==> flow/design.v <==
`timescale 1ns / 1ps
module PC(input clk,input rst, 
	input [31:0]jump_address,
	input[31:0] alu_ou_result,
	input [31:0]alu_result,
	input [1:0]pc_source,
	input zero,
	input pcwrite ,
	input pcwrite_cond,
	output reg [31:0] pc_out
    );
	 wire pc_in;
	 assign pc_in=pcwrite||(zero&&pcwrite_cond);
	always@(posedge clk or posedge rst)begin
		if(rst)begin
			pc_out<=0;
		end
		else begin
			if(pc_in)begin
				case(pc_source)
					2'b00:pc_out<=pc_out+1;
					2'b01:pc_out<=alu_ou_result;
					2'b10:pc_out<=jump_address;
					default:pc_out<=alu_result;
				endcase
			end
		end
	end
endmodule
`timescale 1ns / 1ps
module Instruction_reg(input [31:0]instruction,
input IRwrite,
input clk,
input rst,
output reg[5:0]opcode,
output reg[5:0]func,
output reg[31:0]jump_address,
output reg[4:0]rs,
output reg[4:0]rt,
output reg[4:0]rd,
output reg[31:0]signextend
    );
always@(posedge clk or posedge rst)begin
	if(rst)begin
		opcode<=0;
		rs<=0;
		rt<=0;
		rd<=0;
		func<=0;
		jump_address<=0;
		signextend<=0;
	end	
	else begin
		if(IRwrite)begin
			opcode<=instruction[31:26];
			rs<=instruction[25:21];
			rt<=instruction[20:16];
			rd<=instruction[15:11];
			func<=instruction[5:0];
			jump_address<={16'b0, instruction[15:0]};
			signextend<= {{16{instruction[15]}}, instruction[15:0]};
		end	
	end 
end
endmodule
`timescale 1ns / 1ps
module memory_data_register(input [31:0]data_in,
	input clk,input rst,
	output reg [31:0]mdr_result
    );
	always@(posedge clk or posedge rst)begin
		if(rst)begin
			mdr_result<=0;
		end
		else
			mdr_result<=data_in;
	end
endmodule
`timescale 1ns / 1ps
module controlunit (
    input clk,
    input rst,
    input [5:0] opcode,
    output PCWrite,
    output IorD,
    output MemWrite,
    output IRWrite,
    output ALUSrcA,
    output [1:0] ALUSrcB,
    output [1:0] ALUOp,
    output MemtoReg,
    output RegWrite,
    output RegDst,
    output PCWriteCond,
    output MemRead,
    output [1:0] PCSource,
    output Branch
    );
  reg PCWrite_reg, IorD_reg, MemWrite_reg, IRWrite_reg, ALUSrcA_reg, MemtoReg_reg, RegWrite_reg, RegDst_reg, PCWriteCond_reg, MemRead_reg, Branch_reg;
  reg [1:0] PCSource_reg;
  reg [1:0] ALUSrcB_reg;
  reg [1:0] ALUOp_reg;
    reg [3:0] next_state, current_state;
    parameter IDLE = 4'b0000, FETCH = 4'b0001, DECODE = 4'b0010, RTYP1 = 4'b0011, RTYP2 = 4'b0100, LW = 4'b0101,
    LW1 = 4'b0110, LW2 = 4'b0111, SW = 4'b1000, SW1 = 4'b1001, BEQ = 4'b1010, JUMP = 4'b1011;
    always@(posedge clk or posedge rst)
    begin 
        if(rst)
            current_state <= IDLE;
        else
            current_state <= next_state;
    end
    always@(current_state or opcode) begin
        case(current_state)
            IDLE: next_state = FETCH;
            FETCH: next_state= DECODE;
            DECODE: 
                case(opcode)
                    6'b000000: next_state = RTYP1;
                    6'b100011: next_state = LW;
                    6'b101011: next_state = SW;
                    6'b000100: next_state = BEQ;
                    6'b001000: next_state = JUMP;
                    default: next_state = IDLE;
                endcase
            RTYP1: next_state = RTYP2;
            LW: next_state = LW1;
            LW1: next_state = LW2;
            SW: next_state = SW1;
            SW1: next_state = IDLE;
            LW2: next_state = IDLE;
            RTYP2: next_state = IDLE;
            BEQ: next_state = IDLE;
            JUMP: next_state = IDLE;
            default: next_state = IDLE;
        endcase
    end
    always@(current_state)
    begin
            PCWrite_reg = 0;
            IorD_reg = 0;
            MemWrite_reg = 0;
            IRWrite_reg = 0;
            ALUSrcA_reg = 0;
            ALUSrcB_reg = 0;
            ALUOp_reg = 0;
            MemtoReg_reg = 0;
            RegWrite_reg = 0;
            RegDst_reg = 0;
            PCWriteCond_reg = 0;
            MemRead_reg = 0;
            PCSource_reg = 0;
            Branch_reg = 0;
        case(current_state)
            FETCH: begin
                PCWrite_reg = 1;
                IRWrite_reg = 1;
                ALUSrcB_reg = 2'b01;
					 MemRead_reg=1;
            end
            DECODE: begin
                ALUSrcB_reg = 2'b11;
            end
            RTYP1: begin
                ALUSrcA_reg = 1;
                ALUOp_reg = 2'b10;
            end
            RTYP2: begin
                RegDst_reg = 1;
                RegWrite_reg = 1;
            end
            LW, SW: begin
                ALUSrcA_reg = 1;
                ALUSrcB_reg = 2'b10;
            end
            LW1: begin
                IorD_reg = 1;
                MemRead_reg = 1;
            end
            LW2: begin
                MemtoReg_reg = 1;
                RegWrite_reg = 1;
            end
            SW1: begin
                IorD_reg = 1;
                MemWrite_reg = 1;
            end
            BEQ: begin
                ALUSrcA_reg = 1;
                ALUOp_reg = 2'b01;
                PCSource_reg = 2'b01;
                PCWriteCond_reg = 1;
                Branch_reg = 1;
            end
            JUMP: begin
                PCSource_reg = 2'b10;
                PCWrite_reg = 1;
            end
        endcase
    end
    assign PCWrite = PCWrite_reg;
    assign IorD = IorD_reg;
    assign MemWrite = MemWrite_reg;
    assign IRWrite = IRWrite_reg;
    assign ALUSrcA = ALUSrcA_reg;
    assign ALUSrcB = ALUSrcB_reg;
    assign ALUOp = ALUOp_reg;
    assign MemtoReg = MemtoReg_reg;
    assign RegWrite = RegWrite_reg;
    assign RegDst = RegDst_reg;
    assign PCWriteCond = PCWriteCond_reg;
    assign MemRead = MemRead_reg;
    assign PCSource = PCSource_reg;
    assign Branch = Branch_reg;
endmodule
module Registers( input clk,input rst,
	input [4:0]rs,
	input [4:0]rt,
	input [4:0]rd,	
	input regdst,
	input regwrite,
	input memtoreg,
	input[31:0] alu_ou_result,
	input[31:0]mdr_result,
	output reg[31:0]rs_data,
	output reg[31:0]rt_data
    );
	reg [31:0] register [9:0];
	wire [4:0] wa = regdst ? rd : rt;
	always@(*)begin
		if(rst)begin
			rs_data=0;
			rt_data=0;
		end
		else begin
			rs_data=(rs<5'd10)?register[rs]:32'b0;
			rt_data=(rt<5'd10)?register[rt]:32'b0;
		end
	end
	always@(posedge clk)begin
		if(regwrite && wa<5'd10)begin
			if(memtoreg)begin
				register[wa]<=mdr_result;
			end
			else
				register[wa]<=alu_ou_result;
		end
	end
endmodule
module registerA(input clk,input rst, input [31:0]rs_data,
	output reg[31:0]A_out
    );
	always@(posedge clk or posedge rst)begin
		if(rst)
			A_out<=0;
		else
			A_out<=rs_data;
	end
endmodule
module registerB(input clk,input rst, input [31:0]rt_data,
	output reg[31:0]B_out
    );
	always@(posedge clk or posedge rst)begin
		if(rst)
			B_out<=0;
		else
			B_out<=rt_data;
	end
endmodule
module Alu_Control(input clk,input rst,
	input [5:0]func,
	input[1:0]alu_op,
	output reg[3:0] alu_control
    );
	always @(*) begin
    if (rst) begin
        alu_control = 4'b0000;
    end
    else begin
        case (alu_op)
            2'b10: case (func)
                6'b000000: alu_control = 4'b0010;
                6'b000001: alu_control = 4'b0110;
                6'b000010: alu_control = 4'b0000;
                default: alu_control = 4'b0010;
            endcase
            2'b01: alu_control = 4'b0110;
            2'b11: alu_control = 4'b0010;
            default: alu_control = 4'b0010;
        endcase
    end
end
endmodule
module ALU(alu_result,zero,clk,inputA,inputB,signextend,pc,alu_control,alu_src_A,alu_src_B);
  output reg [31:0] alu_result;
  output reg zero;
  input clk;
  input wire [31:0] inputA,inputB;
  input wire [31:0] signextend;
  input wire [31:0]pc;
  input wire [3:0] alu_control;
  input wire alu_src_A;
  input wire [1:0]alu_src_B;
 reg [31:0] input1,input2;
  always@(*)begin
	if(alu_src_A)
		input1=inputA;
	else
		input1=pc;
  end
  always@(*)begin
	case(alu_src_B)
		2'b00:input2=inputB;
		2'b01:input2=1;
		default:input2=signextend;
	endcase	
  end
  always @(*)
      begin
          case (alu_control)
          4'b0010: alu_result = input1 + input2; 
          4'b0110: alu_result = input1 - input2; 
          4'b0000: alu_result = input1 & input2; 
          4'b0001: alu_result = input1 | input2; 
          4'b1100: alu_result = ~(input1 | input2); 
          4'b1001: alu_result = input2 << input1 ; 
          default: alu_result = input1 + input2;
       endcase
      end
  always@(alu_result)       
    begin
      if(alu_result == 32'h0000_0000)
            zero = 1'b1;
        else
            zero = 1'b0;
    end
endmodule
`timescale 1ns / 1ps
module ALUreg(input[31:0]alu_result,
	input clk,input rst,
	output reg[31:0]alu_ou_result
    );
	always@(posedge clk or posedge rst)begin
		if(rst)
			alu_ou_result<=0;
		else
			alu_ou_result<=alu_result;
	end
endmodule
`timescale 1ns / 1ps
module Integration(input clk,
	 input rst,
	 output [31:0]mem_addr,
	 output [31:0]mem_wdata,
	 output mem_we,
	 input [31:0]mem_rdata
 );
 	wire [5:0]func;
	wire [31:0]signextend;
	wire [31:0]rs_data;
	wire [31:0]rt_data;
	 wire [31:0]mdr_result;
	 wire [31:0]A_out;
	  wire [31:0]B_out;
	  wire [31:0]alu_ou_result;
	   wire[3:0]alu_control;
	 wire zero;
	 wire [31:0]instruction;
	 wire [31:0]pc_out;
	 wire [31:0]jump_address;
	 wire [31:0]alu_result;
	 wire [5:0] opcode;
	 wire [4:0] rs;
	 wire [4:0] rt;
	 wire [4:0] rd;
	 wire PCWrite;
	 wire IorD;
	 wire MemWrite;
	 wire IRWrite;
	 wire ALUSrcA;
	 wire [1:0] ALUSrcB;
	 wire [1:0] ALUOp;
	 wire MemtoReg;
	 wire RegWrite;
	 wire RegDst;
	 wire PCWriteCond;
	 wire MemRead;
	 wire [1:0] PCSource;
	 wire Branch;
	assign instruction = mem_rdata;
	assign mem_addr = IorD ? alu_ou_result : pc_out;
	assign mem_wdata = B_out;
	assign mem_we = MemWrite;
PC pc (
    .clk(clk), 
    .rst(rst), 
    .jump_address(jump_address),
    .alu_ou_result(alu_ou_result),
    .alu_result(alu_result),
    .pc_source(PCSource), 
    .zero(zero),
    .pcwrite(PCWrite), 
    .pcwrite_cond(PCWriteCond),
    .pc_out(pc_out)
    );
	Instruction_reg IR (
    .instruction(instruction), 
    .IRwrite(IRWrite), 
    .clk(clk), 
    .rst(rst), 
    .opcode(opcode), 
    .func(func), 
    .jump_address(jump_address), 
    .rs(rs), 
    .rt(rt), 
    .rd(rd), 
    .signextend(signextend)
    );
	 memory_data_register mdr (
    .data_in(mem_rdata), 
    .clk(clk), 
    .rst(rst), 
    .mdr_result(mdr_result)
    );
	 controlunit control (
    .clk(clk), 
    .rst(rst), 
    .opcode(opcode), 
    .PCWrite(PCWrite), 
    .IorD(IorD), 
    .MemWrite(MemWrite), 
    .IRWrite(IRWrite), 
    .ALUSrcA(ALUSrcA), 
    .ALUSrcB(ALUSrcB), 
    .ALUOp(ALUOp), 
    .MemtoReg(MemtoReg), 
    .RegWrite(RegWrite), 
    .RegDst(RegDst), 
    .PCWriteCond(PCWriteCond), 
    .MemRead(MemRead), 
    .PCSource(PCSource), 
    .Branch(Branch)
    );
	Registers registermem (
    .clk(clk), 
    .rst(rst), 
    .rs(rs), 
    .rt(rt), 
    .rd(rd), 
    .regdst(RegDst), 
    .regwrite(RegWrite), 
    .memtoreg(MemtoReg), 
    .alu_ou_result(alu_ou_result), 
    .mdr_result(mdr_result), 
    .rs_data(rs_data), 
    .rt_data(rt_data)
    );
	 registerA Areg (
    .clk(clk), 
    .rst(rst), 
    .rs_data(rs_data), 
    .A_out(A_out)
    );
	 registerB Breg (
    .clk(clk), 
    .rst(rst), 
    .rt_data(rt_data), 
    .B_out(B_out)
    );
	Alu_Control alu_cont(
    .clk(clk), 
    .rst(rst), 
    .func(func), 
    .alu_op(ALUOp), 
    .alu_control(alu_control)
    );
	ALU alu (
    .alu_result(alu_result), 
    .zero(zero), 
	 .clk(clk),
    .inputA(A_out), 
    .inputB(B_out), 
    .signextend(signextend), 
    .pc(pc_out), 
    .alu_control(alu_control), 
    .alu_src_A(ALUSrcA), 
    .alu_src_B(ALUSrcB)
    );
	 ALUreg alureg (
    .alu_result(alu_result), 
    .clk(clk), 
    .rst(rst), 
    .alu_ou_result(alu_ou_result)
    );
endmodule
Reports on Integration
The steps from the RTL of Integration to its reports follow in flow order.
Lines are those of the file above, counted from 1.
Library cell names are shortened.
{"block": "setup", "top_module": "Integration", "clk_port": "clk", "library": "sky130hd", "corner": "tt_025C_1v80"}

Word level
Yosys after proc, flatten, opt, wreduce and memory -nomap, before mapping. Enables and synchronous resets that opt folds into registers are not counted as muxes. Memory bits, and registers merged into a memory's read port (data or address), are not among the register bits. Print and check cells are not counted.
Memory sizes are those after Yosys's memory passes, which may raise the word count (mostly to a power of two), join words into wider ones and drop unused or constant bits.
{"block": "classes", "equal": 21, "shift": 1, "cmp": 3, "reduce_and_logical": 9, "n_logic": 4, "muxes": 25, "addsub": 3}
{"block": "op_table", "cell": "32-bit 2-to-1 mux", "count": 11}
{"block": "op_table", "cell": "32-bit case mux with 5-bit select", "count": 1}
{"block": "op_table", "cell": "32-bit case mux with 3-bit select", "count": 1}
{"block": "op_table", "cell": "32-bit case mux with 2-bit select", "count": 1}
{"block": "op_table", "cell": "32-bit by 1-bit adder with 32-bit output with constant B", "count": 1}
{"block": "op_table", "cell": "32-bit adder", "count": 1}
{"block": "op_table", "cell": "32-bit subtractor", "count": 1}
{"block": "op_table", "cell": "32-bit bitwise AND", "count": 1}
{"block": "op_table", "cell": "32-bit OR", "count": 1}
{"block": "op_table", "cell": "32-bit by 32-bit left shift with 32-bit output", "count": 1}
{"block": "op_table", "cell": "32-bit inverter", "count": 1}
{"block": "op_table", "cell": "32-bit zero test", "count": 1}
{"block": "op_table", "cell": "4-bit case mux with 7-bit select", "count": 1}
{"block": "op_table", "cell": "4-bit case mux with 5-bit select", "count": 1}
{"block": "op_table", "cell": "5-bit by 4-bit less-than comparator with 1-bit output with constant B", "count": 3}
{"block": "op_table", "cell": "4-bit by 3-bit equality test with 1-bit output with constant B", "count": 3}
{"block": "op_table", "cell": "4-bit equality test with constant B", "count": 3}
{"block": "op_table", "cell": "6-bit equality test with constant B", "count": 2}
{"block": "op_table", "cell": "4-bit by 1-bit equality test with 1-bit output with constant B", "count": 2}
{"block": "op_table", "cell": "4-bit by 2-bit equality test with 1-bit output with constant B", "count": 2}
{"block": "op_table", "cell": "4-bit zero test", "count": 2}
{"block": "op_table", "cell": "4-bit case mux with 2-bit select", "count": 1}
{"block": "op_table", "cell": "2-bit by 1-bit equality test with 1-bit output with constant B", "count": 3}
{"block": "op_table", "cell": "6-bit by 1-bit equality test with 1-bit output with constant B", "count": 1}
{"block": "op_table", "cell": "6-bit by 2-bit equality test with 1-bit output with constant B", "count": 1}
{"block": "op_table", "cell": "6-bit by 3-bit equality test with 1-bit output with constant B", "count": 1}
{"block": "op_table", "cell": "6-bit by 4-bit equality test with 1-bit output with constant B", "count": 1}
{"block": "op_table", "cell": "6-bit zero test", "count": 1}
Other operator kinds: 9; their cells: 16.
{"block": "word_totals", "output_inout_bits": 65, "regBits": 223, "elab_cells": 81, "memories": 2, "in_bits": 34, "mem_bits_ro": 272, "mem_bits_rw": 320}
{"block": "memory_table", "memory": "registermem.register", "words": 10, "word_bits": 32, "rd": 2, "wr": 1, "line_no": 228, "source": "reg [31:0] register [9:0];"}
{"block": "memory_table", "memory": "(no name shown)", "words": 16, "word_bits": 17, "rd": 1, "wr": 0, "line_no": 154, "source": "case(current_state)"}

Logic depth
Depth = most cells in a row (Yosys ltp): at word level without a register or memory, in the mapped netlist without a sequential cell, where the memories' decode and read muxes count.
{"block": "logic_depth", "word_depth": 10, "abc_area": 0, "mapped_depth": 31, "mapped_depth_nobuf": 26}

After synthesis
The flow's flattened synthesis, as Yosys stat reports it; memories are mapped. The netlist is that of the ABC_AREA named above (0 if unset); the other value can give another one.
{"block": "synth_totals", "seq_area_um2": 14513.9, "cells": 2150, "ff_cells": 516, "mapped_area_um2": 27400.0}
{"block": "types", "cell": "edfxtp_1", "count": 320}
{"block": "types", "cell": "dfrtp_1", "count": 196}
{"block": "types", "cell": "mux4_2", "count": 128}
{"block": "types", "cell": "mux2_2", "count": 102}
{"block": "types", "cell": "a211oi_1", "count": 137}
{"block": "types", "cell": "mux2i_1", "count": 100}
{"block": "types", "cell": "o21ai_0", "count": 118}
{"block": "types", "cell": "a21oi_1", "count": 101}
{"block": "types", "cell": "ha_1", "count": 38}
{"block": "types", "cell": "nand2_1", "count": 125}
{"block": "types", "cell": "nor2b_1", "count": 75}
{"block": "types", "cell": "nor2_1", "count": 97}
{"block": "types", "cell": "clkbuf_1", "count": 91}
{"block": "types", "cell": "xnor2_1", "count": 32}
{"block": "types", "cell": "xor2_1", "count": 21}
{"block": "types", "cell": "inv_1", "count": 45}
{"block": "types", "cell": "nor3_1", "count": 32}
{"block": "types", "cell": "o22ai_1", "count": 24}
Other cell types: 68; their cells: 368.
By module: a second synthesis without flattening, with its own total; a netlist apart from the flattened one above.
{"block": "unflattened", "cells_unflattened": 2686, "area_unflattened_um2": 31483.9}
Rows give one instance, submodules left out.
{"block": "by_module", "module": "Registers", "seq_area_um2": 9609.2, "mod_area_um2": 15322.2, "instances": 1, "cells": 919}
{"block": "by_module", "module": "ALU", "seq_area_um2": 0.0, "mod_area_um2": 7151.9, "instances": 1, "cells": 1060}
{"block": "by_module", "module": "PC", "seq_area_um2": 800.8, "mod_area_um2": 2880.3, "instances": 1, "cells": 334}
{"block": "by_module", "module": "Instruction_reg", "seq_area_um2": 800.8, "mod_area_um2": 1795.5, "instances": 1, "cells": 129}
{"block": "by_module", "module": "ALUreg", "seq_area_um2": 800.8, "mod_area_um2": 804.5, "instances": 1, "cells": 33}
{"block": "by_module", "module": "memory_data_register", "seq_area_um2": 800.8, "mod_area_um2": 804.5, "instances": 1, "cells": 33}
{"block": "by_module", "module": "registerA", "seq_area_um2": 800.8, "mod_area_um2": 804.5, "instances": 1, "cells": 33}
{"block": "by_module", "module": "registerB", "seq_area_um2": 800.8, "mod_area_um2": 804.5, "instances": 1, "cells": 33}
{"block": "by_module", "module": "Integration", "seq_area_um2": 0.0, "mod_area_um2": 544.3, "instances": 1, "cells": 36}
{"block": "by_module", "module": "controlunit", "seq_area_um2": 100.1, "mod_area_um2": 464.2, "instances": 1, "cells": 60}
{"block": "by_module", "module": "Alu_Control", "seq_area_um2": 0.0, "mod_area_um2": 107.6, "instances": 1, "cells": 16}

Path before layout
Source: OpenSTA report_checks on the synthesized netlist (no wires, ideal clock, input and output delay 20% of the period each), path of least setup slack; recovery checks are left aside. Register names are those of the netlist, which keeps one name where synthesis merged equal registers.
{"block": "synth_timing", "path_kind": "input-to-reg", "start": "input rst", "end": "register pc.pc_out[11]", "t_arrival_ns": 10.052, "stages": 17, "delay_ns": 8.595, "setup_time_ns": 0.143, "clock_period_ns": 8.0, "setup_slack_ns": -2.195, "period_less_setup_slack_ns": 10.195}
"delay_ns" = arrival - input delay + setup time.
"stages" counts driving pins, that of a launching flip-flop among them; a cell with two outputs on the path counts twice.
"period_less_setup_slack_ns" = period - worst setup slack (recovery checks aside). The figure is calculated, with input and output delays left at 20% of the set period.
The rows between start and end are the longest chain of elaborated cells between them; the timing report does not say that the signal goes this way. Where chains are equally long, one stands for them.
Each line given opens the expression or statement behind the cell; cells for indexed reads and writes are added by Yosys, which also makes memories of some case tables.
A register here has more assigning lines than the two given.
{"block": "synth_between", "path_cell_list": "inv_1 > nand2_1 > clkbuf_1 > a21oi_1 > ha_1 > nor2b_1 > o31a_1 > o2111a_1 > or4_1 > a32o_1 > or4_1 > nor3b_1 > and4_1 > nand4_1 > nor2_1 > buf_4 > o32ai_1", "elab_chain_cells": 7}
{"block": "synth_lines", "item": "start, declared", "line_no": 352, "source": "input rst,"}
{"block": "synth_lines", "item": "4-bit 2-to-1 mux", "line_no": 276, "source": "if (rst) begin"}
{"block": "synth_lines", "item": "4-bit equality test", "line_no": 320, "source": "case (alu_control)"}
{"block": "synth_lines", "item": "32-bit case mux with 5-bit select", "line_no": 320}
{"block": "synth_lines", "item": "32-bit zero test", "line_no": 332, "source": "if(alu_result == 32'h0000_0000)"}
{"block": "synth_lines", "item": "1-bit 2-to-1 mux", "line_no": 332}
{"block": "synth_lines", "item": "1-bit logical AND", "line_no": 13, "source": "assign pc_in=pcwrite||(zero&&pcwrite_cond);"}
{"block": "synth_lines", "item": "1-bit logical OR", "line_no": 13}
{"block": "synth_lines", "item": "end, assigned", "line_no": 21, "source": "2'b00:pc_out<=pc_out+1;"}
{"block": "synth_lines", "item": "end, assigned", "line_no": 22, "source": "2'b01:pc_out<=alu_ou_result;"}
{"block": "synth_lines", "item": "end, declared", "line_no": 10, "source": "output reg [31:0] pc_out"}

Timing after layout
From the final timing report of record 1: the path of least setup slack in the routed layout; clock arrival at registers is part of the times.
{"block": "layout_timing", "path_kind": "reg-to-reg", "start": "register control.current_state[0]", "end": "register pc.pc_out[7]", "setup_time_ns": 0.11, "clock_period_ns": 9.35, "stages": 28, "setup_slack_ns": 1.57, "t_arrival_ns": 8.24}
The rows between start and end are the longest chain of elaborated cells between them; the timing report does not say that the signal goes this way. Where chains are equally long, one stands for them.
A memory read counts as a cell of the chain, while the word-level depth stops at memories.
A register here has more assigning lines than the two given.
{"block": "layout_between", "path_cell_list": "dfrtp_1 > inv_1 > ha_1 > mux2i_2 > o21ai_2 > a22oi_2 > ha_1 > o2111ai_1 > nor3b_1 > buf_4 > o21ai_0 > nand2b_1 > nor3_1 > o21ai_0 > o21ai_0 > a221oi_1 > ha_1 > a21oi_1 > o21ai_0 > a211o_1 > a21oi_1 > o2111ai_1 > and3_1 > a2111oi_4 > o2111ai_2 > o21ai_4 > buf_16 > mux2_2", "elab_chain_cells": 10}
{"block": "layout_lines", "item": "start, declared", "line_no": 103, "source": "reg [3:0] next_state, current_state;"}
{"block": "layout_lines", "item": "start, assigned", "line_no": 109, "source": "current_state <= IDLE;"}
{"block": "layout_lines", "item": "start, assigned", "line_no": 111, "source": "current_state <= next_state;"}
{"block": "layout_lines", "item": "memory 16 x 17 bit", "line_no": 154, "source": "case(current_state)"}
{"block": "layout_lines", "item": "2-bit by 1-bit equality test with 1-bit output", "line_no": 312, "source": "case(alu_src_B)"}
{"block": "layout_lines", "item": "32-bit case mux with 2-bit select", "line_no": 312}
{"block": "layout_lines", "item": "32-bit OR", "line_no": 325, "source": "4'b1100: alu_result = ~(input1 | input2);"}
{"block": "layout_lines", "item": "32-bit inverter", "line_no": 325}
{"block": "layout_lines", "item": "32-bit case mux with 5-bit select", "line_no": 320, "source": "case (alu_control)"}
{"block": "layout_lines", "item": "32-bit zero test", "line_no": 332, "source": "if(alu_result == 32'h0000_0000)"}
{"block": "layout_lines", "item": "1-bit 2-to-1 mux", "line_no": 332}
{"block": "layout_lines", "item": "1-bit logical AND", "line_no": 13, "source": "assign pc_in=pcwrite||(zero&&pcwrite_cond);"}
{"block": "layout_lines", "item": "1-bit logical OR", "line_no": 13}
{"block": "layout_lines", "item": "end, assigned", "line_no": 21, "source": "2'b00:pc_out<=pc_out+1;"}
{"block": "layout_lines", "item": "end, assigned", "line_no": 22, "source": "2'b01:pc_out<=alu_ou_result;"}
{"block": "layout_lines", "item": "end, declared", "line_no": 10, "source": "output reg [31:0] pc_out"}

Wiki page: Integration / flow data

Settings and measured results of 4 stored flow runs for module Integration (sky130hd), not sorted in any way. The constraints put input and output delay at 20% of the set period each and load the outputs with 0.01 pF.
"achieved_period_ns" means the clock period less the worst setup slack. The figure is calculated, with input and output delays left at 20% of the set period.
"worst_path_time_ns" is the time allowed to the run's worst setup path (the clock period less input and output delay, where it has them) less its slack. Clock arrival times count: a late capture clock shortens it, a late launch clock lengthens it.

{"run": "record 1", "settings": { "CAP_MARGIN": 5, "CORE_MARGIN": 9, "CORE_UTILIZATION": 63, "CTS_CLUSTER_SIZE": 28, "GPL_ROUTABILITY_DRIVEN": 0, "HOLD_SLACK_MARGIN": -0.07, "MAX_ROUTING_LAYER": "met4", "PLACE_DENSITY": 0.56, "SETUP_SLACK_MARGIN": -0.01, "SLEW_MARGIN": 35, "TNS_END_PERCENT": 85, "period_ns": 9.35 }, "results": { "ws_hold_ns": 0.546, "final_setup_tns_ns": 0.000, "worst_path_time_ns": 7.78, "path_kind": "reg-to-reg", "synthArea_um2": 27400.0, "layout_stdcell_area_um2": 30887.1, "design_die_area_um2": 51322.6, "worst_setup_slack_ns": 1.570, "post_route_util_pct": 72.8, "achieved_period_ns": 7.780 }}
{"run": "record 2", "settings": { "ABC_AREA": 0, "CELL_PAD_IN_SITES_DETAIL_PLACEMENT": 2, "CORE_ASPECT_RATIO": 0.82, "CORE_MARGIN": 4, "CORE_UTILIZATION": 65, "GPL_ROUTABILITY_DRIVEN": 0, "SETUP_SLACK_MARGIN": 1.13, "SLEW_MARGIN": 40, "period_ns": 9.75, "CAP_MARGIN": 20 }, "outcome": "incomplete, placement halted on DPL-0033"}
{"run": "record 3", "settings": { "CORE_UTILIZATION": 40, "SETUP_SLACK_MARGIN": 1.33, "period_ns": 7.6, "CAP_MARGIN": 20, "CORE_MARGIN": 2, "SLEW_MARGIN": 20 }, "results": { "ws_hold_ns": 0.521, "synthArea_um2": 27400.0, "achieved_period_ns": 6.054, "layout_stdcell_area_um2": 31835.5, "worst_setup_slack_ns": 1.546, "final_setup_tns_ns": 0.000, "design_die_area_um2": 70609.8, "post_route_util_pct": 47.2, "worst_path_time_ns": 6.05, "path_kind": "reg-to-reg" }}
{"run": "record 4", "settings": { "ABC_AREA": 1, "CELL_PAD_IN_SITES_DETAIL_PLACEMENT": 2, "CELL_PAD_IN_SITES_GLOBAL_PLACEMENT": 2, "CORE_MARGIN": 6, "CTS_CLUSTER_DIAMETER": 239, "GPL_TIMING_DRIVEN": 0, "HOLD_SLACK_MARGIN": 0.16, "MAX_ROUTING_LAYER": "met4", "PLACE_DENSITY_LB_ADDON": 0.22, "SETUP_SLACK_MARGIN": 0.0, "TNS_END_PERCENT": 95, "period_ns": 8.49, "CAP_MARGIN": 20, "CORE_UTILIZATION": 40, "SLEW_MARGIN": 20 }, "results": { "post_route_util_pct": 47.2, "layout_stdcell_area_um2": 32518.7, "worst_path_time_ns": 5.77, "path_kind": "input-to-reg", "final_setup_tns_ns": 0.000, "ws_hold_ns": 0.560, "worst_setup_slack_ns": 1.026, "achieved_period_ns": 7.464, "synthArea_um2": 27984.3, "design_die_area_um2": 76452.2 }}
